==> flow/design.v <==
`timescale 1ns / 1ns
module mux2_1(in_0,in_1,switch,out);
	input[14:0] in_0,in_1;					
	input 					switch;
	output[14:0] out;					
 	reg [14:0] out;					
	always@(in_0 or in_1 or switch) 
		begin
			case(switch)
				1'b0: out = in_1;
				1'b1: out = in_0;
				default: out= 0;
			endcase
		end
endmodule
`timescale 1ns / 1ns
module mux4_1(in_0,in_1,in_2,in_3,mux_sel,out);
 	input[14:0]		in_0, in_1, in_2, in_3;	
	input[1:0]			mux_sel;
	output[14:0] out;			
	reg[14:0] out;			
	always@(in_0 or in_1 or in_2 or in_3 or mux_sel)
		begin
			case(mux_sel)
			 2'b00 : out = in_0;
			 2'b01 : out = in_1;
			 2'b10 : out = in_2;
			 2'b11 : out = in_3;
			 default: out = 0;
			endcase
		end
endmodule 
`timescale 1ns / 1ns
module f_mux8_4(in0_0, in1_0, in2_0, in3_0, in0_1, in1_1, in2_1, in3_1, switch, out_0, out_1, out_2, out_3);
	input[14:0]		in0_0, in1_0, in2_0, in3_0, in0_1, in1_1, in2_1, in3_1;
	input      		switch;
	output[14:0] out_0, out_1, out_2, out_3;		
	mux2_1 M0(.in_0(in0_0), .in_1(in0_1), .switch(switch), .out(out_0));
	mux2_1 M1(.in_0(in1_0), .in_1(in1_1), .switch(switch), .out(out_1));
	mux2_1 M2(.in_0(in2_0), .in_1(in2_1), .switch(switch), .out(out_2));
	mux2_1 M3(.in_0(in3_0), .in_1(in3_1), .switch(switch), .out(out_3));
endmodule
`timescale 1ns / 1ns
module top_mux(in0_0_0, in0_1_0, in0_2_0, in0_3_0, 					
					  in0_0_1, in0_1_1, in0_2_1, in0_3_1,
 					 in1_0_0, in1_1_0, in1_2_0, in1_3_0, 
					 in1_0_1, in1_1_1, in1_2_1, in1_3_1,
 					 in2_0_0, in2_1_0, in2_2_0, in2_3_0, 
					 in2_0_1, in2_1_1, in2_2_1, in2_3_1,
 					 in3_0_0, in3_1_0, in3_2_0, in3_3_0, 
					 in3_0_1, in3_1_1, in3_2_1, in3_3_1,
					 switch,mux_sel,
					 out0_0, out0_1, out0_2, out0_3,
					 out1_0, out1_1, out1_2, out1_3,
					 out2_0, out2_1, out2_2, out2_3,
					 out3_0, out3_1, out3_2, out3_3);
	input[1:0] mux_sel;
	input switch;
	input[14:0] in0_0_0, in0_1_0, in0_2_0, in0_3_0, 						
					  in0_0_1, in0_1_1, in0_2_1, in0_3_1,		
 					 in1_0_0, in1_1_0, in1_2_0, in1_3_0, 		
					 in1_0_1, in1_1_1, in1_2_1, in1_3_1,		
 					 in2_0_0, in2_1_0, in2_2_0, in2_3_0, 		
					 in2_0_1, in2_1_1, in2_2_1, in2_3_1,		
 					 in3_0_0, in3_1_0, in3_2_0, in3_3_0, 		
					 in3_0_1, in3_1_1, in3_2_1, in3_3_1;		
	output[14:0] 	out0_0, out0_1, out0_2, out0_3,					
					 		out1_0, out1_1, out1_2, out1_3,
					 		out2_0, out2_1, out2_2, out2_3,
							out3_0, out3_1, out3_2, out3_3;
	  wire[14:0] m0_0, m0_1, m0_2, m0_3, 						
 						 m1_0, m1_1, m1_2, m1_3, 	
 						 m2_0, m2_1, m2_2, m2_3,	
 						 m3_0, m3_1, m3_2, m3_3; 	
	f_mux8_4 F0(.in0_0(in0_0_0), .in1_0(in0_1_0), .in2_0(in0_2_0), .in3_0(in0_3_0), .in0_1(in0_0_1), .in1_1(in0_1_1), .in2_1(in0_2_1), .in3_1(in0_3_1), .switch(switch), .out_0(m0_0), .out_1(m0_1), .out_2(m0_2), .out_3(m0_3));
	f_mux8_4 F1(.in0_0(in1_0_0), .in1_0(in1_1_0), .in2_0(in1_2_0), .in3_0(in1_3_0), .in0_1(in1_0_1), .in1_1(in1_1_1), .in2_1(in1_2_1), .in3_1(in1_3_1), .switch(switch), .out_0(m1_0), .out_1(m1_1), .out_2(m1_2), .out_3(m1_3));
	f_mux8_4 F2(.in0_0(in2_0_0), .in1_0(in2_1_0), .in2_0(in2_2_0), .in3_0(in2_3_0), .in0_1(in2_0_1), .in1_1(in2_1_1), .in2_1(in2_2_1), .in3_1(in2_3_1), .switch(switch), .out_0(m2_0), .out_1(m2_1), .out_2(m2_2), .out_3(m2_3));
	f_mux8_4 F3(.in0_0(in3_0_0), .in1_0(in3_1_0), .in2_0(in3_2_0), .in3_0(in3_3_0), .in0_1(in3_0_1), .in1_1(in3_1_1), .in2_1(in3_2_1), .in3_1(in3_3_1), .switch(switch), .out_0(m3_0), .out_1(m3_1), .out_2(m3_2), .out_3(m3_3));
	mux4_1 M0_0(.in_0(m0_0), .in_1(m1_0), .in_2(m2_0), .in_3(m3_0), .mux_sel(mux_sel), .out(out0_0));
	mux4_1 M0_1(.in_0(m0_1), .in_1(m1_1), .in_2(m2_1), .in_3(m3_1), .mux_sel(mux_sel), .out(out0_1));
	mux4_1 M0_2(.in_0(m0_2), .in_1(m1_2), .in_2(m2_2), .in_3(m3_2), .mux_sel(mux_sel), .out(out0_2));
	mux4_1 M0_3(.in_0(m0_3), .in_1(m1_3), .in_2(m2_3), .in_3(m3_3), .mux_sel(mux_sel), .out(out0_3));
	mux4_1 M1_0(.in_0(m1_0), .in_1(m2_0), .in_2(m3_0), .in_3(m0_0), .mux_sel(mux_sel), .out(out1_0));
	mux4_1 M1_1(.in_0(m1_1), .in_1(m2_1), .in_2(m3_1), .in_3(m0_1), .mux_sel(mux_sel), .out(out1_1));
	mux4_1 M1_2(.in_0(m1_2), .in_1(m2_2), .in_2(m3_2), .in_3(m0_2), .mux_sel(mux_sel), .out(out1_2));
	mux4_1 M1_3(.in_0(m1_3), .in_1(m2_3), .in_2(m3_3), .in_3(m0_3), .mux_sel(mux_sel), .out(out1_3));
	mux4_1 M2_0(.in_0(m2_0), .in_1(m3_0), .in_2(m0_0), .in_3(m1_0), .mux_sel(mux_sel), .out(out2_0));
	mux4_1 M2_1(.in_0(m2_1), .in_1(m3_1), .in_2(m0_1), .in_3(m1_1), .mux_sel(mux_sel), .out(out2_1));
	mux4_1 M2_2(.in_0(m2_2), .in_1(m3_2), .in_2(m0_2), .in_3(m1_2), .mux_sel(mux_sel), .out(out2_2));
	mux4_1 M2_3(.in_0(m2_3), .in_1(m3_3), .in_2(m0_3), .in_3(m1_3), .mux_sel(mux_sel), .out(out2_3));
	mux4_1 M3_0(.in_0(m3_0), .in_1(m0_0), .in_2(m1_0), .in_3(m2_0), .mux_sel(mux_sel), .out(out3_0));
	mux4_1 M3_1(.in_0(m3_1), .in_1(m0_1), .in_2(m1_1), .in_3(m2_1), .mux_sel(mux_sel), .out(out3_1));
	mux4_1 M3_2(.in_0(m3_2), .in_1(m0_2), .in_2(m1_2), .in_3(m2_2), .mux_sel(mux_sel), .out(out3_2));
	mux4_1 M3_3(.in_0(m3_3), .in_1(m0_3), .in_2(m1_3), .in_3(m2_3), .mux_sel(mux_sel), .out(out3_3));
endmodule
`timescale 1ns / 1ns
module demux1_4( in, mux_sel, out_0, out_1, out_2, out_3);
	input[14:0] in;
	input [1:0] mux_sel;
	output[14:0]  out_0, out_1, out_2, out_3;
	assign out_0 = in;
	assign out_1 = in;
	assign out_2 = in;
	assign out_3 = in;
endmodule
`timescale 1ns / 1ns
module demux1_8( in, switch , mux_sel, out0_0 , out0_1, out1_0 , out1_1, out2_0 , out2_1, out3_0, out3_1);
	input[14:0] in;
	input switch;
	input [1:0] mux_sel;
	output[14:0] out0_0 , out0_1, out1_0 , out1_1, out2_0 , out2_1, out3_0, out3_1;
	wire [14:0] wire_0, wire_1;
	demux1_4 d0( .in(wire_0), .mux_sel(mux_sel), .out_0(out0_0), .out_1(out1_0), .out_2(out2_0), .out_3(out3_0));
	demux1_4 d1( .in(wire_1), .mux_sel(mux_sel), .out_0(out0_1), .out_1(out1_1), .out_2(out2_1), .out_3(out3_1));
	assign wire_0 = in;
	assign wire_1 = in;
endmodule
`timescale 1ns / 1ns
module weight_table0(clk, rst, in_0, in_1 , in_2, in_3, weight_sum);
	input clk,rst;
	input [7:0] in_0,in_1,in_2,in_3;   
	output [14:0] weight_sum;
	reg[14:0] mult_0,mult_1,mult_2,mult_3;
	reg[14:0] temp_0,temp_1,temp_2,temp_3;
	reg[14:0] weight_sum;
	always@(in_1 or in_2 or in_3 or in_0) 
   begin
	  mult_0 = 15'b0;
	  mult_1 = {in_1,7'b0};
	  mult_2 = 15'b0;
	  mult_3 = 15'b0;
   end
	always@(posedge clk) 
	 begin
	  temp_0 <= mult_0;
	  temp_1 <= mult_1;
	  temp_2 <= mult_2;
	  temp_3 <= mult_3;
	 end
  always@(temp_0 or temp_1	or temp_2	or temp_3	)
	 begin
		weight_sum = temp_0 + temp_1	+ temp_2	+temp_3;
	 end	
endmodule
`timescale 1ns / 1ns
module weight_table1(clk, rst, in_0, in_1 , in_2, in_3, weight_sum);
	input clk,rst;
	input [7:0] in_0,in_1,in_2,in_3;   
	output [14:0] weight_sum;
	reg[14:0] mult_0,mult_1,mult_2,mult_3;
	reg[14:0] temp_0,temp_1,temp_2,temp_3;
	reg[14:0] weight_sum;
	always@(in_1 or in_2 or in_3 or in_0) 
   begin
	  mult_0 = {4'b0,in_0,3'b0} + {7'b0,in_0};
	  mult_1 = {1'b0,in_1,6'b0} + {2'b0,in_1,5'b0} + {4'b0,in_1,3'b0} + {5'b0,in_1,2'b0} + {6'b0,in_1,1'b0} + {7'b0,in_1};
	  mult_2 = {3'b0,in_2,4'b0} + {4'b0,in_2,3'b0} + {5'b0,in_2,2'b0} + {7'b0,in_2};
	  mult_3 = {6'b0,in_3,1'b0} + {7'b0,in_3};
   end
	always@(posedge clk) 
	 begin
	  temp_0 <= mult_0;
	  temp_1 <= mult_1;
	  temp_2 <= mult_2;
	  temp_3 <= mult_3;
	 end
  always@(temp_0 or temp_1	or temp_2	or temp_3	)
	 begin
		weight_sum =  temp_1 - temp_0	+ temp_2	- temp_3;
	 end	
endmodule
`timescale 1ns / 1ns
module weight_table2(clk, rst, in_0, in_1 , in_2, in_3, weight_sum);
	input clk,rst;
	input [7:0] in_0,in_1,in_2,in_3;   
	output [14:0] weight_sum;
	reg[14:0] mult_0,mult_1,mult_2,mult_3;
	reg[14:0] temp_0,temp_1,temp_2,temp_3;
	reg[14:0] weight_sum;
	always@(in_1 or in_2 or in_3 or in_0) 
   begin
	  mult_0 = {4'b0,in_0,3'b0};
	  mult_1 = {1'b0,in_1,6'b0} + {4'b0,in_1,3'b0};
	  mult_2 = {1'b0,in_2,6'b0} + {4'b0,in_2,3'b0};
	  mult_3 = {4'b0,in_3,3'b0};
   end
	always@(posedge clk) 
	 begin
	  temp_0 <= mult_0;
	  temp_1 <= mult_1;
	  temp_2 <= mult_2;
	  temp_3 <= mult_3;
	 end
  always@(temp_0 or temp_1	or temp_2	or temp_3	)
	 begin
		weight_sum = temp_1 - temp_0	+ temp_2	- temp_3;
	 end	
endmodule
`timescale 1ns / 1ns
module weight_table3(clk, rst, in_0, in_1 , in_2, in_3, weight_sum);
	input clk,rst;
	input [7:0] in_0,in_1,in_2,in_3;   
	output [14:0] weight_sum;
	reg[14:0] mult_0,mult_1,mult_2,mult_3;
	reg[14:0] temp_0,temp_1,temp_2,temp_3;
	reg[14:0] weight_sum;
	always@(in_1 or in_2 or in_3 or in_0) 
   begin
	  mult_0 = {6'b0,in_0,1'b0} + {7'b0,in_0};
	  mult_1 = {3'b0,in_1,4'b0} + {4'b0,in_1,3'b0} + {5'b0,in_1,2'b0} + {7'b0,in_1};
	  mult_2 = {1'b0,in_2,6'b0} + {2'b0,in_2,5'b0} + {4'b0,in_2,3'b0} + {5'b0,in_2,2'b0} + {6'b0,in_2,1'b0} + {7'b0,in_2};
	  mult_3 = {4'b0,in_3,3'b0} + {7'b0,in_3};
   end
	always@(posedge clk) 
	 begin
	  temp_0 <= mult_0;
	  temp_1 <= mult_1;
	  temp_2 <= mult_2;
	  temp_3 <= mult_3;
	 end
  always@(temp_0 or temp_1	or temp_2	or temp_3	)
	 begin
		weight_sum = temp_1 - temp_0	+ temp_2	- temp_3;
	 end	
endmodule
`timescale 1ns / 1ns
module y_weight_table0(clk, rst, in_0, in_1 , in_2, in_3, weight_sum);
	input clk,rst;
	input [14:0] in_0,in_1,in_2,in_3;   
	output [7:0] weight_sum;
   reg[14:0] weight_sum_temp;
	reg[21:0] mult_0,mult_1,mult_2,mult_3;
	reg[21:0] temp_0,temp_1,temp_2,temp_3;
	always@(in_1 or in_2 or in_3 or in_0) 
   begin
	  mult_0 = 22'b0;
	  mult_1 = {in_1,7'b0};
	  mult_2 = 22'b0;
	  mult_3 = 22'b0;
   end
	always@(posedge clk) 
	 begin
	  temp_0 <= mult_0;
	  temp_1 <= mult_1;
	  temp_2 <= mult_2;
	  temp_3 <= mult_3;
	 end
  always@(temp_0 or temp_1	or temp_2	or temp_3	)
	 begin
		weight_sum_temp = temp_0[21:7] + temp_1[21:7]	+ temp_2[21:7]	+temp_3[21:7];
	 end	
	assign weight_sum = weight_sum_temp[14:7];
endmodule
`timescale 1ns / 1ns
module y_weight_table1(clk, rst, in_0, in_1 , in_2, in_3, weight_sum);
	input clk,rst;
	input [14:0] in_0,in_1,in_2,in_3;   
	output [7:0] weight_sum;
	reg[21:0] mult_0,mult_1,mult_2,mult_3;
	reg[21:0] temp_0,temp_1,temp_2,temp_3;
	reg[14:0] weight_sum_temp;
	always@(in_1 or in_2 or in_3 or in_0) 
   begin
	  mult_0 = {4'b0,in_0,3'b0} + {7'b0,in_0};
	  mult_1 = {1'b0,in_1,6'b0} + {2'b0,in_1,5'b0} + {4'b0,in_1,3'b0} + {5'b0,in_1,2'b0} + {6'b0,in_1,1'b0} + {7'b0,in_1};
	  mult_2 = {3'b0,in_2,4'b0} + {4'b0,in_2,3'b0} + {5'b0,in_2,2'b0} + {7'b0,in_2};
	  mult_3 = {6'b0,in_3,1'b0} + {7'b0,in_3};
   end
	always@(posedge clk) 
	 begin
	  temp_0 <= mult_0;
	  temp_1 <= mult_1;
	  temp_2 <= mult_2;
	  temp_3 <= mult_3;
	 end
  always@(temp_0 or temp_1	or temp_2	or temp_3	)
	 begin
		weight_sum_temp = temp_1[21:7] - temp_0[21:7]	+ temp_2[21:7]	- temp_3[21:7];
	 end	
  assign weight_sum = weight_sum_temp[14:7];
endmodule
`timescale 1ns / 1ns
module y_weight_table2(clk, rst, in_0, in_1 , in_2, in_3, weight_sum);
	input clk,rst;
	input [14:0] in_0,in_1,in_2,in_3;   
	output [7:0] weight_sum;
	reg[21:0] mult_0,mult_1,mult_2,mult_3;
	reg[21:0] temp_0,temp_1,temp_2,temp_3;
	reg[14:0] weight_sum_temp;
	always@(in_1 or in_2 or in_3 or in_0) 
   begin
	  mult_0 = {4'b0,in_0,3'b0};
	  mult_1 = {1'b0,in_1,6'b0} + {4'b0,in_1,3'b0};
	  mult_2 = {1'b0,in_2,6'b0} + {4'b0,in_2,3'b0};
	  mult_3 = {4'b0,in_3,3'b0};
   end
	always@(posedge clk) 
	 begin
	  temp_0 <= mult_0;
	  temp_1 <= mult_1;
	  temp_2 <= mult_2;
	  temp_3 <= mult_3;
	 end
  always@(temp_0 or temp_1	or temp_2	or temp_3	)
	 begin
		weight_sum_temp = temp_1[21:7] - temp_0[21:7]	+ temp_2[21:7]	- temp_3[21:7];
	 end	
  assign weight_sum = weight_sum_temp[14:7];
endmodule
`timescale 1ns / 1ns
module y_weight_table3(clk, rst, in_0, in_1 , in_2, in_3, weight_sum);
	input clk,rst;
	input [14:0] in_0,in_1,in_2,in_3;   
	output [7:0] weight_sum;
	reg[21:0] mult_0,mult_1,mult_2,mult_3;
	reg[21:0] temp_0,temp_1,temp_2,temp_3;
	reg[14:0] weight_sum_temp;
	always@(in_1 or in_2 or in_3 or in_0) 
   begin
	  mult_0 = {6'b0,in_0,1'b0} + {7'b0,in_0};
	  mult_1 = {3'b0,in_1,4'b0} + {5'b0,in_1,2'b0} + {4'b0,in_1,3'b0} + {7'b0,in_1};
	  mult_2 = {1'b0,in_2,6'b0} + {2'b0,in_2,5'b0} + {4'b0,in_2,3'b0} + {5'b0,in_2,2'b0} + {6'b0,in_2,1'b0} + {7'b0,in_2};
	  mult_3 = {4'b0,in_3,3'b0} + {7'b0,in_3};
   end
	always@(posedge clk) 
	 begin
	  temp_0 <= mult_0;
	  temp_1 <= mult_1;
	  temp_2 <= mult_2;
	  temp_3 <= mult_3;
	 end
  always@(temp_0 or temp_1	or temp_2	or temp_3	)
	 begin
		weight_sum_temp = temp_1[21:7] - temp_0[21:7]	+ temp_2[21:7]	- temp_3[21:7];
	 end	
  assign weight_sum = weight_sum_temp[14:7];
endmodule
`timescale 1ns / 1ns
module input_array(clk, rst, act, in, out_0, out_1, out_2, out_3);
 input clk,rst,act;
 input[7:0] in;
 output [7:0] out_0, out_1, out_2, out_3;
 reg [7:0]input_array_0 [0:3];
 reg [7:0]input_array_1 [0:3];
 reg [7:0]input_array_2 [0:3];
 reg [7:0]input_array_3 [0:3];
 reg [1:0] count;
 reg [7:0] out_0, out_1, out_2, out_3;
 reg enable;
 always@(posedge clk or negedge rst) 
 begin
  if(!rst)
   count <= 2'b00;
 else
   begin
    case(act)
     1'b0:
 			count <= count;
     1'b1: begin
   				  if(count==2'b11)
     					 count<= 2'b00;
    				  else
             count <= count+1; 
          end 
	  endcase
   end
 end
 always@(posedge clk)
  begin
   if(act==0) begin
  					 input_array_3[0] <= input_array_3[0];
 					 input_array_3[3] <= input_array_3[3];
  					 input_array_3[2] <= input_array_3[2];
 					 input_array_3[1] <= input_array_3[1];
  					 input_array_2[0] <= input_array_2[0];
 					 input_array_2[3] <= input_array_2[3];
  					 input_array_2[2] <= input_array_2[2];
 					 input_array_2[1] <= input_array_2[1];
  					 input_array_1[0] <= input_array_1[0];
 					 input_array_1[3] <= input_array_1[3];
  					 input_array_1[2] <= input_array_1[2];
 					 input_array_1[1] <= input_array_1[1];
  					 input_array_0[0] <= input_array_0[0];
 					 input_array_0[3] <= input_array_0[3];
  					 input_array_0[2] <= input_array_0[2];
 					 input_array_0[1] <= input_array_0[1];
          end
  else begin
     case(count)		 
  		  3'b00 : begin 
  					 input_array_0[0] <= in;
 					 input_array_3[3] <= input_array_3[2];
  					 input_array_3[2] <= input_array_3[1];
 					 input_array_3[1] <= input_array_3[0];
           end
   		  3'b01 : begin
	           input_array_1[0] <= in;
 					 input_array_0[3] <= input_array_0[2];
  					 input_array_0[2] <= input_array_0[1];
 					 input_array_0[1] <= input_array_0[0];
           end
    		 3'b10 : begin
             input_array_2[0] <= in;
 					 input_array_1[3] <= input_array_1[2];
  					 input_array_1[2] <= input_array_1[1];
 					 input_array_1[1] <= input_array_1[0];
           end
    	  3'b11 : begin
             input_array_3[0] <= in;
 					 input_array_2[3] <= input_array_2[2];
  					 input_array_2[2] <= input_array_2[1];
 					 input_array_2[1] <= input_array_2[0];
           end
     endcase
    end
   end 
 always @ (count or input_array_0[0] or input_array_0[1] or input_array_0[2] or input_array_0[3]or input_array_1[0] or input_array_1[1] or input_array_1[2] or input_array_1[3]or input_array_2[0] or input_array_2[1] or input_array_2[2] or input_array_2[3]or input_array_3[0] or input_array_3[1] or input_array_3[2] or input_array_3[3])
  begin
   case(count)
    2'b01 : begin
					  out_0 = input_array_0[0];
					  out_1 = input_array_0[1];
					  out_2 = input_array_0[2];
					  out_3 = input_array_0[3];
           end
    2'b10 : begin
					  out_0 = input_array_1[0];
					  out_1 = input_array_1[1];
					  out_2 = input_array_1[2];
					  out_3 = input_array_1[3];
           end
    2'b11 : begin
					  out_0 = input_array_2[0];
					  out_1 = input_array_2[1];
					  out_2 = input_array_2[2];
					  out_3 = input_array_2[3];
           end
    2'b00 : begin
					  out_0 = input_array_3[0];
					  out_1 = input_array_3[1];
					  out_2 = input_array_3[2];
					  out_3 = input_array_3[3];
           end
   endcase
end 
endmodule
`timescale 1ns / 1ns
module bicubic(clk, rst, act, in, out_0, out_1, out_2, out_3);
	input clk,rst,act;
	input [7:0] in;
  wire oooooooooooooooo;
	wire [7:0] in_0,in_1,in_2,in_3;   
	output [7:0] out_0, out_1, out_2, out_3;
	wire [1:0] ooooooooooo;
	wire[14:0] x_weight_sum_0;
	wire[14:0] x_weight_sum_1;
	wire[14:0] x_weight_sum_2;
	wire[14:0] x_weight_sum_3;
	wire[7:0] y_weight_sum_0;	
	wire[7:0] y_weight_sum_1;
	wire[7:0] y_weight_sum_2;
	wire[7:0] y_weight_sum_3;
	 input_array A(.clk(clk), .rst(rst), .act(act), .in(in),
					.out_0(in_3), .out_1(in_2), .out_2(in_1), .out_3(in_0));
	reg[14:0] array0_0 [3:0];
	reg[14:0] array0_1 [3:0];
	reg[14:0] array1_0 [3:0];
	reg[14:0] array1_1 [3:0];
	reg[14:0] array2_0 [3:0];
	reg[14:0] array2_1 [3:0];
	reg[14:0] array3_0 [3:0];
	reg[14:0] array3_1 [3:0];
	reg[1:0] mux_sel;
	reg switch;
	wire[14:0] dm0_0_0, dm0_1_0, dm0_2_0, dm0_3_0, 				
					  dm0_0_1, dm0_1_1, dm0_2_1, dm0_3_1,
 					 dm1_0_0, dm1_1_0, dm1_2_0, dm1_3_0, 
					 dm1_0_1, dm1_1_1, dm1_2_1, dm1_3_1,
 					 dm2_0_0, dm2_1_0, dm2_2_0, dm2_3_0, 
					 dm2_0_1, dm2_1_1, dm2_2_1, dm2_3_1,
 					 dm3_0_0, dm3_1_0, dm3_2_0, dm3_3_0, 
					 dm3_0_1, dm3_1_1, dm3_2_1, dm3_3_1;
  wire[14:0]  array0_0_0, array0_1_0, array0_2_0, array0_3_0, 					
					  array0_0_1, array0_1_1, array0_2_1, array0_3_1,
 					 array1_0_0, array1_1_0, array1_2_0, array1_3_0, 
					 array1_0_1, array1_1_1, array1_2_1, array1_3_1,
 					 array2_0_0, array2_1_0, array2_2_0, array2_3_0, 
					 array2_0_1, array2_1_1, array2_2_1, array2_3_1,
 					 array3_0_0, array3_1_0, array3_2_0, array3_3_0, 
					 array3_0_1, array3_1_1, array3_2_1, array3_3_1;
	wire[14:0]  y_in0_0,y_in0_1,y_in0_2,y_in0_3,				
					  y_in1_0,y_in1_1,y_in1_2,y_in1_3,
					  y_in2_0,y_in2_1,y_in2_2,y_in2_3,
					  y_in3_0,y_in3_1,y_in3_2,y_in3_3;
	assign array0_0_0= array0_0[0];		
	assign array0_1_0= array0_0[1];		
	assign array0_2_0= array0_0[2];		
	assign array0_3_0= array0_0[3];		
	assign array1_0_0= array1_0[0];		
	assign array1_1_0= array1_0[1];		
	assign array1_2_0= array1_0[2];		
	assign array1_3_0= array1_0[3];		
	assign array2_0_0= array2_0[0];		
	assign array2_1_0= array2_0[1];		
	assign array2_2_0= array2_0[2];		
	assign array2_3_0= array2_0[3];		
	assign array3_0_0= array3_0[0];		
	assign array3_1_0= array3_0[1];		
	assign array3_2_0= array3_0[2];		
	assign array3_3_0= array3_0[3];		
	assign array0_0_1= array0_1[0];		
	assign array0_1_1= array0_1[1];		
	assign array0_2_1= array0_1[2];		
	assign array0_3_1= array0_1[3];		
	assign array1_0_1= array1_1[0];		
	assign array1_1_1= array1_1[1];		
	assign array1_2_1= array1_1[2];		
	assign array1_3_1= array1_1[3];		
	assign array2_0_1= array2_1[0];		
	assign array2_1_1= array2_1[1];		
	assign array2_2_1= array2_1[2];		
	assign array2_3_1= array2_1[3];		
	assign array3_0_1= array3_1[0];		
	assign array3_1_1= array3_1[1];		
	assign array3_2_1= array3_1[2];		
	assign array3_3_1= array3_1[3];		
	assign out_0 = y_weight_sum_0;
	assign out_1 = y_weight_sum_1;
	assign out_2 = y_weight_sum_2;
	assign out_3 = y_weight_sum_3;
	weight_table0 x0(.clk(clk), .rst(rst), .in_0(in_0), .in_1(in_1), .in_2(in_2), .in_3(in_3), .weight_sum(x_weight_sum_0));
	weight_table1 x1(.clk(clk), .rst(rst), .in_0(in_0), .in_1(in_1), .in_2(in_2), .in_3(in_3), .weight_sum(x_weight_sum_1));
	weight_table2 x2(.clk(clk), .rst(rst), .in_0(in_0), .in_1(in_1), .in_2(in_2), .in_3(in_3), .weight_sum(x_weight_sum_2));
	weight_table3 x3(.clk(clk), .rst(rst), .in_0(in_0), .in_1(in_1), .in_2(in_2), .in_3(in_3), .weight_sum(x_weight_sum_3));
	demux1_8 dm0( .in(x_weight_sum_0), .switch(switch) , .mux_sel(mux_sel), .out0_0(dm0_0_0) , .out0_1(dm0_0_1), .out1_0(dm0_1_0) , .out1_1(dm0_1_1), .out2_0(dm0_2_0) , .out2_1(dm0_2_1), .out3_0(dm0_3_0), .out3_1(dm0_3_1));
	demux1_8 dm1( .in(x_weight_sum_1), .switch(switch) , .mux_sel(mux_sel), .out0_0(dm1_0_0) , .out0_1(dm1_0_1), .out1_0(dm1_1_0) , .out1_1(dm1_1_1), .out2_0(dm1_2_0) , .out2_1(dm1_2_1), .out3_0(dm1_3_0), .out3_1(dm1_3_1));
	demux1_8 dm2( .in(x_weight_sum_2), .switch(switch) , .mux_sel(mux_sel), .out0_0(dm2_0_0) , .out0_1(dm2_0_1), .out1_0(dm2_1_0) , .out1_1(dm2_1_1), .out2_0(dm2_2_0) , .out2_1(dm2_2_1), .out3_0(dm2_3_0), .out3_1(dm2_3_1));
	demux1_8 dm3( .in(x_weight_sum_3), .switch(switch) , .mux_sel(mux_sel), .out0_0(dm3_0_0) , .out0_1(dm3_0_1), .out1_0(dm3_1_0) , .out1_1(dm3_1_1), .out2_0(dm3_2_0) , .out2_1(dm3_2_1), .out3_0(dm3_3_0), .out3_1(dm3_3_1));
	top_mux top(.in0_0_0(array0_0_0), .in0_1_0(array0_1_0), .in0_2_0(array0_2_0), .in0_3_0(array0_3_0), 					
					  .in0_0_1(array0_0_1), .in0_1_1(array0_1_1), .in0_2_1(array0_2_1), .in0_3_1(array0_3_1),
						.in1_0_0(array1_0_0), .in1_1_0(array1_1_0), .in1_2_0(array1_2_0), .in1_3_0(array1_3_0), 							
						.in1_0_1(array1_0_1), .in1_1_1(array1_1_1), .in1_2_1(array1_2_1), .in1_3_1(array1_3_1),							
						.in2_0_0(array2_0_0), .in2_1_0(array2_1_0), .in2_2_0(array2_2_0), .in2_3_0(array2_3_0), 							
						.in2_0_1(array2_0_1), .in2_1_1(array2_1_1), .in2_2_1(array2_2_1), .in2_3_1(array2_3_1),									
 						.in3_0_0(array3_0_0), .in3_1_0(array3_1_0), .in3_2_0(array3_2_0), .in3_3_0(array3_3_0), 							
						.in3_0_1(array3_0_1), .in3_1_1(array3_1_1), .in3_2_1(array3_2_1), .in3_3_1(array3_3_1),	
						.switch(switch), .mux_sel(mux_sel),					
					 .out0_0(y_in0_0), .out0_1(y_in0_1), .out0_2(y_in0_2), .out0_3(y_in0_3),
					 .out1_0(y_in1_0), .out1_1(y_in1_1), .out1_2(y_in1_2), .out1_3(y_in1_3),
					 .out2_0(y_in2_0), .out2_1(y_in2_1), .out2_2(y_in2_2), .out2_3(y_in2_3),
					 .out3_0(y_in3_0), .out3_1(y_in3_1), .out3_2(y_in3_2), .out3_3(y_in3_3));
	y_weight_table0 y0(.clk(clk), .rst(rst), .in_0(y_in0_0), .in_1(y_in0_1), .in_2(y_in0_2), .in_3(y_in0_3), .weight_sum(y_weight_sum_0));
	y_weight_table1 y1(.clk(clk), .rst(rst), .in_0(y_in1_0), .in_1(y_in1_1), .in_2(y_in1_2), .in_3(y_in1_3), .weight_sum(y_weight_sum_1));
	y_weight_table2 y2(.clk(clk), .rst(rst), .in_0(y_in2_0), .in_1(y_in2_1), .in_2(y_in2_2), .in_3(y_in2_3), .weight_sum(y_weight_sum_2));
	y_weight_table3 y3(.clk(clk), .rst(rst), .in_0(y_in3_0), .in_1(y_in3_1), .in_2(y_in3_2), .in_3(y_in3_3), .weight_sum(y_weight_sum_3));
	always@(posedge clk or negedge rst)
	 begin
		if(!rst)
			mux_sel <=2'b10;
		else begin
		 case(act)
       1'b0: mux_sel <= mux_sel;
       1'b1: begin 
		 				if(mux_sel == 2'b11)
				 			mux_sel <= 2'b00;
						else
				 			mux_sel <= mux_sel +1;
					  end
 		  endcase
      end
	  end
	always@(posedge clk or negedge rst) 
	 begin
		if(!rst)
			switch <= 1;
		else
		 if(mux_sel == 2'b11)
			switch <= !switch;
		 else 
			switch <=switch;
	 end
	always@(posedge clk )
	  begin
			case({switch,mux_sel})
					3'b000: begin  
									array0_0[0] <= dm0_0_0;
									array1_0[0] <= dm1_0_0;
									array2_0[0] <= dm2_0_0;
									array3_0[0] <= dm3_0_0;
								 end
					3'b001: begin  
									array0_0[1] <= dm0_1_0;
									array1_0[1] <= dm1_1_0;
									array2_0[1] <= dm2_1_0;
									array3_0[1] <= dm3_1_0;
								 end
					3'b010: begin  
									array0_0[2] <= dm0_2_0;
									array1_0[2] <= dm1_2_0;
									array2_0[2] <= dm2_2_0;
									array3_0[2] <= dm3_2_0;
								 end
					3'b011: begin  
									array0_0[3] <= dm0_3_0;
									array1_0[3] <= dm1_3_0;
									array2_0[3] <= dm2_3_0;
									array3_0[3] <= dm3_3_0;
								 end
					3'b100: begin  
									array0_1[0] <= dm0_0_1;
									array1_1[0] <= dm1_0_1;
									array2_1[0] <= dm2_0_1;
									array3_1[0] <= dm3_0_1;
								 end
					3'b101: begin  
									array0_1[1] <= dm0_1_1;
									array1_1[1] <= dm1_1_1;
									array2_1[1] <= dm2_1_1;
									array3_1[1] <= dm3_1_1;
								 end
					3'b110: begin  
									array0_1[2] <= dm0_2_1;
									array1_1[2] <= dm1_2_1;
									array2_1[2] <= dm2_2_1;
									array3_1[2] <= dm3_2_1;
								 end
					3'b111: begin  
									array0_1[3] <= dm0_3_1;
									array1_1[3] <= dm1_3_1;
									array2_1[3] <= dm2_3_1;
									array3_1[3] <= dm3_3_1;
								 end
	 			endcase
	  end
endmodule
Subject: tool reports on bicubic

Hi,

### Reports on bicubic

Module bicubic before and after one edit of its RTL, step after step.
"before" refers to lines of the RTL above, "after" to lines of the edited file.
"change" is "after" less "before", of the values as shown.
Operators carry their Yosys type and port widths (W data, S select, Z words).
A cell with n/a has no value.

* top: bicubic
* clock input: clk
* library: sky130hd
* corner: tt_025C_1v80

### The edit

The edit as a unified diff against the file above.
A script made this edit. It changes what the design does and was not meant as an optimisation.

```diff
@@ -161,8 +161,8 @@
 	 begin
 	  temp_0 <= mult_0;
-	  temp_1 <= mult_1;
-	  temp_2 <= mult_2;
-	  temp_3 <= mult_3;
-	 end
+	  temp_2 <= mult_2;
+	  temp_3 <= mult_3;
+	 end
+	always @(*) temp_1 = mult_1;
   always@(temp_0 or temp_1	or temp_2	or temp_3	)
 	 begin
```

### Elaborated design

Counts by Yosys on the flattened word-level netlist (proc, flatten, opt, wreduce). Print and check cells are left out. Cells with the same type and inputs are merged into one.

Cells by class
* order comparisons: before 0, after 0, change 0
* add/sub/neg operators: before 64, after 64, change 0
* reduce/logical cells: before 8, after 8, change 0
* muxes and demuxes: before 37, after 37, change 0
* shifts and indexed selects: before 0, after 0, change 0
* multipliers: before 0, after 0, change 0
* bitwise gates (word level): before 1, after 1, change 0
* divide/modulo/power cells: before 0, after 0, change 0
* eq/ne operators: before 13, after 13, change 0

Operator kinds equal on both sides are left out: 37.

Word-level totals
* input port bits: before 11, after 11, change 0
* memory bits (read-only): before 0, after 0, change 0
* bits in latches: before 0, after 0, change 0
* memory bits (writable): before 0, after 0, change 0
* clocked read ports x word width: before 0, after 0, change 0
* memories: before 0, after 0, change 0
* flip-flop bits (word level): before 996, after 981, change -15
* output and inout port bits: before 32, after 32, change 0

### Depth

Depth = most cells in a row (Yosys ltp): at word level without a register or memory, in the mapped netlist without a sequential cell, where the memories' decode and read muxes count.

Depth
* depth in word-level cells: before 8, after 10, change +2
* ABC_AREA: before 0, after 0
* depth in mapped cells: before 30, after 30, change 0
* gate-level depth less buffers: before 24, after 25, change +1

### Synthesis result

Yosys stat after the flow's synthesis: flattened, memories mapped to cells. It holds for the ABC_AREA given above (unset counts as 0); a run with the other value may have another netlist.

Cell types
* sky130_fd_sc_hd__inv_1: before 618, after 645, change +27
* sky130_fd_sc_hd__nand2_1: before 157, after 183, change +26
* sky130_fd_sc_hd__xnor2_1: before 191, after 171, change -20
* sky130_fd_sc_hd__fa_1: before 302, after 321, change +19
* sky130_fd_sc_hd__ha_1: before 439, after 421, change -18
* sky130_fd_sc_hd__mux2i_1: before 140, after 124, change -16
* sky130_fd_sc_hd__nand3_1: before 21, after 37, change +16
* sky130_fd_sc_hd__dfxtp_1: before 295, after 281, change -14
* sky130_fd_sc_hd__buf_1: before 31, after 17, change -14
* sky130_fd_sc_hd__a21oi_1: before 195, after 207, change +12
* sky130_fd_sc_hd__mux2_2: before 99, after 91, change -8
* sky130_fd_sc_hd__clkbuf_1: before 68, after 76, change +8
* sky130_fd_sc_hd__a22oi_1: before 38, after 46, change +8
* sky130_fd_sc_hd__a222oi_1: before 31, after 23, change -8
* sky130_fd_sc_hd__xor2_1: before 85, after 78, change -7
* sky130_fd_sc_hd__nand4_1: before 5, after 12, change +7
* sky130_fd_sc_hd__o22a_1: before 11, after 5, change -6
* sky130_fd_sc_hd__nor3_1: before 96, after 91, change -5

Cell types equal on both sides are left out: 13.
Not every row of either side is listed.

Mapped netlist
* mapped cells: before 4426, after 4437, change +11
* area of sequential cells (µm²): before 21888.5, after 21608.2, change -280.3
* synthesis area (µm²): before 50367.1, after 50110.6, change -256.5
* flip-flops: before 828, after 814, change -14

By module: a second synthesis without flattening, with its own total; a netlist apart from the flattened one above.

Unflattened totals
* cell total of the unflattened synthesis: before 4710, after 4661, change -49
* area (unflattened synthesis) (µm²): before 61826.8, after 61290.0, change -536.8

Rows give one instance, submodules left out.

Modules, before
* bicubic: times used 1, cells 502, area 14630.3 µm²
* y_weight_table1: times used 1, cells 664, area 6498.7 µm²
* mux4_1: times used 16, cells 18, area 392.9 µm²
* y_weight_table3: times used 1, cells 621, area 6231.0 µm²
* input_array: times used 1, cells 257, area 4902.2 µm²
* weight_table3: times used 1, cells 498, area 4834.6 µm²
* weight_table1: times used 1, cells 488, area 4814.6 µm²
* mux2_1: times used 16, cells 17, area 237.7 µm²
* demux1_4: times used 8, cells 60, area 450.4 µm²
* y_weight_table2: times used 1, cells 360, area 3394.5 µm²
* weight_table2: times used 1, cells 256, area 2451.1 µm²
* weight_table0: times used 1, cells 16, area 216.5 µm²
* y_weight_table0: times used 1, cells 8, area 160.2 µm²
* demux1_8: times used 4, cells 0, area 0.0 µm²

before: Further modules, not shown: 2.

Modules, after
* bicubic: times used 1, cells 502, area 14630.3 µm²
* y_weight_table1: times used 1, cells 664, area 6498.7 µm²
* y_weight_table3: times used 1, cells 658, area 6366.1 µm²
* mux4_1: times used 16, cells 18, area 392.9 µm²
* input_array: times used 1, cells 257, area 4902.2 µm²
* weight_table3: times used 1, cells 493, area 4818.4 µm²
* weight_table1: times used 1, cells 407, area 4159.0 µm²
* mux2_1: times used 16, cells 17, area 237.7 µm²
* demux1_4: times used 8, cells 60, area 450.4 µm²
* y_weight_table2: times used 1, cells 360, area 3394.5 µm²
* weight_table2: times used 1, cells 256, area 2451.1 µm²
* weight_table0: times used 1, cells 16, area 216.5 µm²
* y_weight_table0: times used 1, cells 8, area 160.2 µm²
* demux1_8: times used 4, cells 0, area 0.0 µm²

after: Further modules, not shown: 2.

### Worst setup path after synthesis

Source: OpenSTA report_checks on the synthesized netlist (no wires, ideal clock, input and output delay 20% of the period each), path of least setup slack; recovery checks are left aside. Register names are those of the netlist, which keeps one name where synthesis merged equal registers.

Timing post-synthesis
* path kind: before register to register, after register to register
* from: before register switch, after register A.count[0]
* to: before register y3.temp_2[21], after register array1_0[0][13]
* delay of the path (ns): before 7.330, after 6.337, change -0.993
* library setup time (ns): before 0.072, after 0.178, change +0.106
* buffers on the path: before 10, after 2, change -8
* arrival time (ns): before 7.258, after 6.159, change -1.099
* stages: before 29, after 25, change -4
* path slack (ns): before 2.669, after 3.663, change +0.994
* clock period (ns): before 10.0, after 10.0, change 0.0
* period reached after synthesis (ns): before 7.331, after 6.337, change -0.994

"delay of the path" = arrival - input delay + setup time.
"stages" counts driving pins, that of a launching flip-flop among them; a cell with two outputs on the path counts twice.
"period reached after synthesis" = period - worst setup slack (recovery checks aside). The figure is calculated, with input and output delays left at 20% of the set period.
The rows between start and end are the longest chain of elaborated cells between them; the timing report does not say that the signal goes this way. Where chains are equally long, one stands for them.
A line is the first line of the expression or statement that the cell stems from. Yosys adds cells for indexed reads and writes and turns some case tables into memories.
At most two assigning lines are given for a register; there are more.

Between the ends, post-synthesis, before:
* cells stage by stage: sky130_fd_sc_hd__dfstp_2 sky130_fd_sc_hd__buf_6 sky130_fd_sc_hd__buf_6 sky130_fd_sc_hd__buf_4 sky130_fd_sc_hd__buf_2 sky130_fd_sc_hd__buf_4 sky130_fd_sc_hd__buf_4 sky130_fd_sc_hd__buf_2 sky130_fd_sc_hd__buf_4 sky130_fd_sc_hd__buf_2 sky130_fd_sc_hd__buf_2 sky130_fd_sc_hd__mux2_2 sky130_fd_sc_hd__a22oi_1 sky130_fd_sc_hd__inv_1 sky130_fd_sc_hd__fa_1 sky130_fd_sc_hd__fa_1 sky130_fd_sc_hd__inv_1 sky130_fd_sc_hd__fa_1 sky130_fd_sc_hd__inv_1 sky130_fd_sc_hd__ha_1 sky130_fd_sc_hd__o21a_1 sky130_fd_sc_hd__a2111oi_0 sky130_fd_sc_hd__o311ai_0 sky130_fd_sc_hd__o21a_1 sky130_fd_sc_hd__o31a_1 sky130_fd_sc_hd__nor4_1 sky130_fd_sc_hd__a21oi_1 sky130_fd_sc_hd__a21oi_1 sky130_fd_sc_hd__xnor2_1
* cells in the longest elaborated chain: 8
* elaborated cells on any way between the ends: 11

Ends and longest elaborated chain, post-synthesis, before
* start, declared: line 474 `reg switch;`
* start, assigned: line 578 `switch <= !switch;`
* start, assigned: line 580 `switch <=switch;`
* $not A1 Y1: line 9 `case(switch)`
* $pmux W15 S2: line 9
* $pmux W15 S4: line 24 `case(mux_sel)`
* $add A21 B20 Y22: line 322 `mult_2 = {1'b0,in_2,6'b0} + {2'b0,in_2,5'b0} + {4'b0,in_2,3'b0} + {5'b0,in_2,2'b0} + {6'b0,in_2,1'b0} + {7'b0, ...`
* $add A22 B18 Y22: line 322
* $add A22 B17 Y22: line 322
* $add A22 B16 Y22: line 322
* $add A22 B15 Y22: line 322
* end, assigned: line 329 `temp_2 <= mult_2;`
* end, declared: line 316 `reg[21:0] temp_0,temp_1,temp_2,temp_3;`

Between the ends, post-synthesis, after:
* cells stage by stage: sky130_fd_sc_hd__dfrtp_1 sky130_fd_sc_hd__inv_1 sky130_fd_sc_hd__ha_1 sky130_fd_sc_hd__clkbuf_1 sky130_fd_sc_hd__clkbuf_1 sky130_fd_sc_hd__a222oi_1 sky130_fd_sc_hd__nand2_1 sky130_fd_sc_hd__o21ai_0 sky130_fd_sc_hd__fa_1 sky130_fd_sc_hd__inv_1 sky130_fd_sc_hd__fa_1 sky130_fd_sc_hd__inv_1 sky130_fd_sc_hd__fa_1 sky130_fd_sc_hd__inv_1 sky130_fd_sc_hd__ha_1 sky130_fd_sc_hd__ha_1 sky130_fd_sc_hd__fa_1 sky130_fd_sc_hd__a21o_1 sky130_fd_sc_hd__a21oi_1 sky130_fd_sc_hd__o21bai_1 sky130_fd_sc_hd__a21oi_1 sky130_fd_sc_hd__o21bai_1 sky130_fd_sc_hd__a21oi_1 sky130_fd_sc_hd__or4b_2 sky130_fd_sc_hd__nand4_1
* cells in the longest elaborated chain: 10
* elaborated cells on any way between the ends: 13

Ends and longest elaborated chain, post-synthesis, after
* start, declared: line 347 `reg [1:0] count;`
* start, assigned: line 358 `count <= count;`
* start, assigned: line 363 `count <= count+1;`
* $logic_not A2 Y1: line 419 `case(count)`
* $pmux W8 S4: line 419
* $add A14 B13 Y15: line 156 `mult_1 = {1'b0,in_1,6'b0} + {2'b0,in_1,5'b0} + {4'b0,in_1,3'b0} + {5'b0,in_1,2'b0} + {6'b0,in_1,1'b0} + {7'b0, ...`
* $add A15 B11 Y15: line 156
* $add A15 B10 Y15: line 156
* $add A15 B9 Y15: line 156
* $add A15 B8 Y15: line 156
* $sub A15 B15 Y15: line 169 `weight_sum = temp_1 - temp_0 + temp_2 - temp_3;`
* $add A15 B15 Y15: line 169
* $sub A15 B15 Y15: line 169
* end, assigned: line 587 `array1_0[0] <= dm1_0_0;`
* end, declared: line 467 `reg[14:0] array1_0 [3:0];`

### Timing after layout

Path of least setup slack in the final report of each run of pair A (OpenROAD, finished layout, wires in). Where an end is a register, its clock arrival counts in the times.

Timing after layout
* path kind: before register to register, after register to register
* from: before register switch, after register A.count[0]
* to: before register y3.temp_2[21], after register array1_1[2][13]
* arrival time (ns): before 7.29, after 7.23, change -0.06
* buffers on the path: before 1, after 2, change +1
* path slack (ns): before 0.59, after 0.51, change -0.08
* library setup time (ns): before 0.07, after 0.21, change +0.14
* stages: before 21, after 22, change +1
* clock period (ns): before 7.29, after 7.29, change 0.00

The rows between start and end are the longest chain of elaborated cells between them; the timing report does not say that the signal goes this way. Where chains are equally long, one stands for them.
At most two assigning lines are given for a register; there are more.

Between the ends, after layout, before:
* cells stage by stage: sky130_fd_sc_hd__dfstp_4 sky130_fd_sc_hd__buf_4 sky130_fd_sc_hd__mux2_4 sky130_fd_sc_hd__nand2_1 sky130_fd_sc_hd__o21a_1 sky130_fd_sc_hd__inv_1 sky130_fd_sc_hd__fa_1 sky130_fd_sc_hd__fa_1 sky130_fd_sc_hd__inv_1 sky130_fd_sc_hd__fa_1 sky130_fd_sc_hd__inv_1 sky130_fd_sc_hd__ha_1 sky130_fd_sc_hd__o21a_1 sky130_fd_sc_hd__a2111oi_0 sky130_fd_sc_hd__o311ai_1 sky130_fd_sc_hd__o21a_1 sky130_fd_sc_hd__o31a_1 sky130_fd_sc_hd__nor4_1 sky130_fd_sc_hd__a21oi_1 sky130_fd_sc_hd__a21oi_1 sky130_fd_sc_hd__xnor2_1
* cells in the longest elaborated chain: 8
* elaborated cells on any way between the ends: 11

Ends and longest elaborated chain, after layout, before
* start, declared: line 474 `reg switch;`
* start, assigned: line 578 `switch <= !switch;`
* start, assigned: line 580 `switch <=switch;`
* $not A1 Y1: line 9 `case(switch)`
* $pmux W15 S2: line 9
* $pmux W15 S4: line 24 `case(mux_sel)`
* $add A21 B20 Y22: line 322 `mult_2 = {1'b0,in_2,6'b0} + {2'b0,in_2,5'b0} + {4'b0,in_2,3'b0} + {5'b0,in_2,2'b0} + {6'b0,in_2,1'b0} + {7'b0, ...`
* $add A22 B18 Y22: line 322
* $add A22 B17 Y22: line 322
* $add A22 B16 Y22: line 322
* $add A22 B15 Y22: line 322
* end, assigned: line 329 `temp_2 <= mult_2;`
* end, declared: line 316 `reg[21:0] temp_0,temp_1,temp_2,temp_3;`

Between the ends, after layout, after:
* cells stage by stage: sky130_fd_sc_hd__dfrtp_1 sky130_fd_sc_hd__inv_1 sky130_fd_sc_hd__ha_1 sky130_fd_sc_hd__buf_4 sky130_fd_sc_hd__buf_4 sky130_fd_sc_hd__a222oi_1 sky130_fd_sc_hd__a21oi_1 sky130_fd_sc_hd__inv_1 sky130_fd_sc_hd__fa_1 sky130_fd_sc_hd__inv_1 sky130_fd_sc_hd__fa_1 sky130_fd_sc_hd__fa_1 sky130_fd_sc_hd__fa_1 sky130_fd_sc_hd__fa_1 sky130_fd_sc_hd__a21o_1 sky130_fd_sc_hd__a21oi_1 sky130_fd_sc_hd__o21bai_1 sky130_fd_sc_hd__a21oi_1 sky130_fd_sc_hd__o21bai_1 sky130_fd_sc_hd__a21oi_1 sky130_fd_sc_hd__or4b_2 sky130_fd_sc_hd__nand4_1
* cells in the longest elaborated chain: 10
* elaborated cells on any way between the ends: 13

Ends and longest elaborated chain, after layout, after
* start, declared: line 347 `reg [1:0] count;`
* start, assigned: line 358 `count <= count;`
* start, assigned: line 363 `count <= count+1;`
* $logic_not A2 Y1: line 419 `case(count)`
* $pmux W8 S4: line 419
* $add A14 B13 Y15: line 156 `mult_1 = {1'b0,in_1,6'b0} + {2'b0,in_1,5'b0} + {4'b0,in_1,3'b0} + {5'b0,in_1,2'b0} + {6'b0,in_1,1'b0} + {7'b0, ...`
* $add A15 B11 Y15: line 156
* $add A15 B10 Y15: line 156
* $add A15 B9 Y15: line 156
* $add A15 B8 Y15: line 156
* $sub A15 B15 Y15: line 169 `weight_sum = temp_1 - temp_0 + temp_2 - temp_3;`
* $add A15 B15 Y15: line 169
* $sub A15 B15 Y15: line 169
* end, assigned: line 623 `array1_1[2] <= dm1_2_1;`
* end, declared: line 468 `reg[14:0] array1_1 [3:0];`

### Measured runs

Both versions went through the flow (Yosys, OpenROAD) with the same settings in each pair. Constraints: input delay and output delay 20% of the set period each, output load 0.01 pF.

Settings, pair A:
* CORE_UTILIZATION: 40
* period_ns: 7.29
* CAP_MARGIN: 20
* CORE_MARGIN: 2
* SLEW_MARGIN: 20

Results, pair A
* smallest setup slack (ns): before 0.594, after 0.508, change -0.086
* reached clock period (ns): before 6.696, after 6.782, change +0.086
* full die area (µm²): before 128773.0, after 128125.0, change -648.0
* mapped cell area after synthesis (µm²): before 50367.1, after 50110.6, change -256.5
* post-route worst hold slack (ns): before 0.445, after 0.444, change -0.001
* standard-cell area after layout (µm²): before 56182.6, after 55786.0, change -396.6
* setup total negative slack (ns): before 0.000, after 0.000, change 0.000

Settings, pair B:
* CELL_PAD_IN_SITES_DETAIL_PLACEMENT: 1
* CORE_MARGIN: 5
* CORE_UTILIZATION: 31
* MAX_ROUTING_LAYER: met5
* PLACE_DENSITY_LB_ADDON: 0.23
* SETUP_SLACK_MARGIN: -0.35
* SLEW_MARGIN: 35
* period_ns: 5.09
* CAP_MARGIN: 20

Results, pair B
* smallest setup slack (ns): before -0.478, after -0.535, change -0.057
* reached clock period (ns): before 5.568, after 5.625, change +0.057
* full die area (µm²): before 170635.0, after 169789.0, change -846.0
* mapped cell area after synthesis (µm²): before 50367.1, after 50110.6, change -256.5
* post-route worst hold slack (ns): before 0.445, after 0.444, change -0.001
* standard-cell area after layout (µm²): before 62850.3, after 63729.9, change +879.6
* setup total negative slack (ns): before -10.794, after -24.291, change -13.497

"reached clock period" is the run's clock period less its worst setup slack. It is reckoned from that one timing run; input and output delays stay at 20% of the period that was set.

Regards
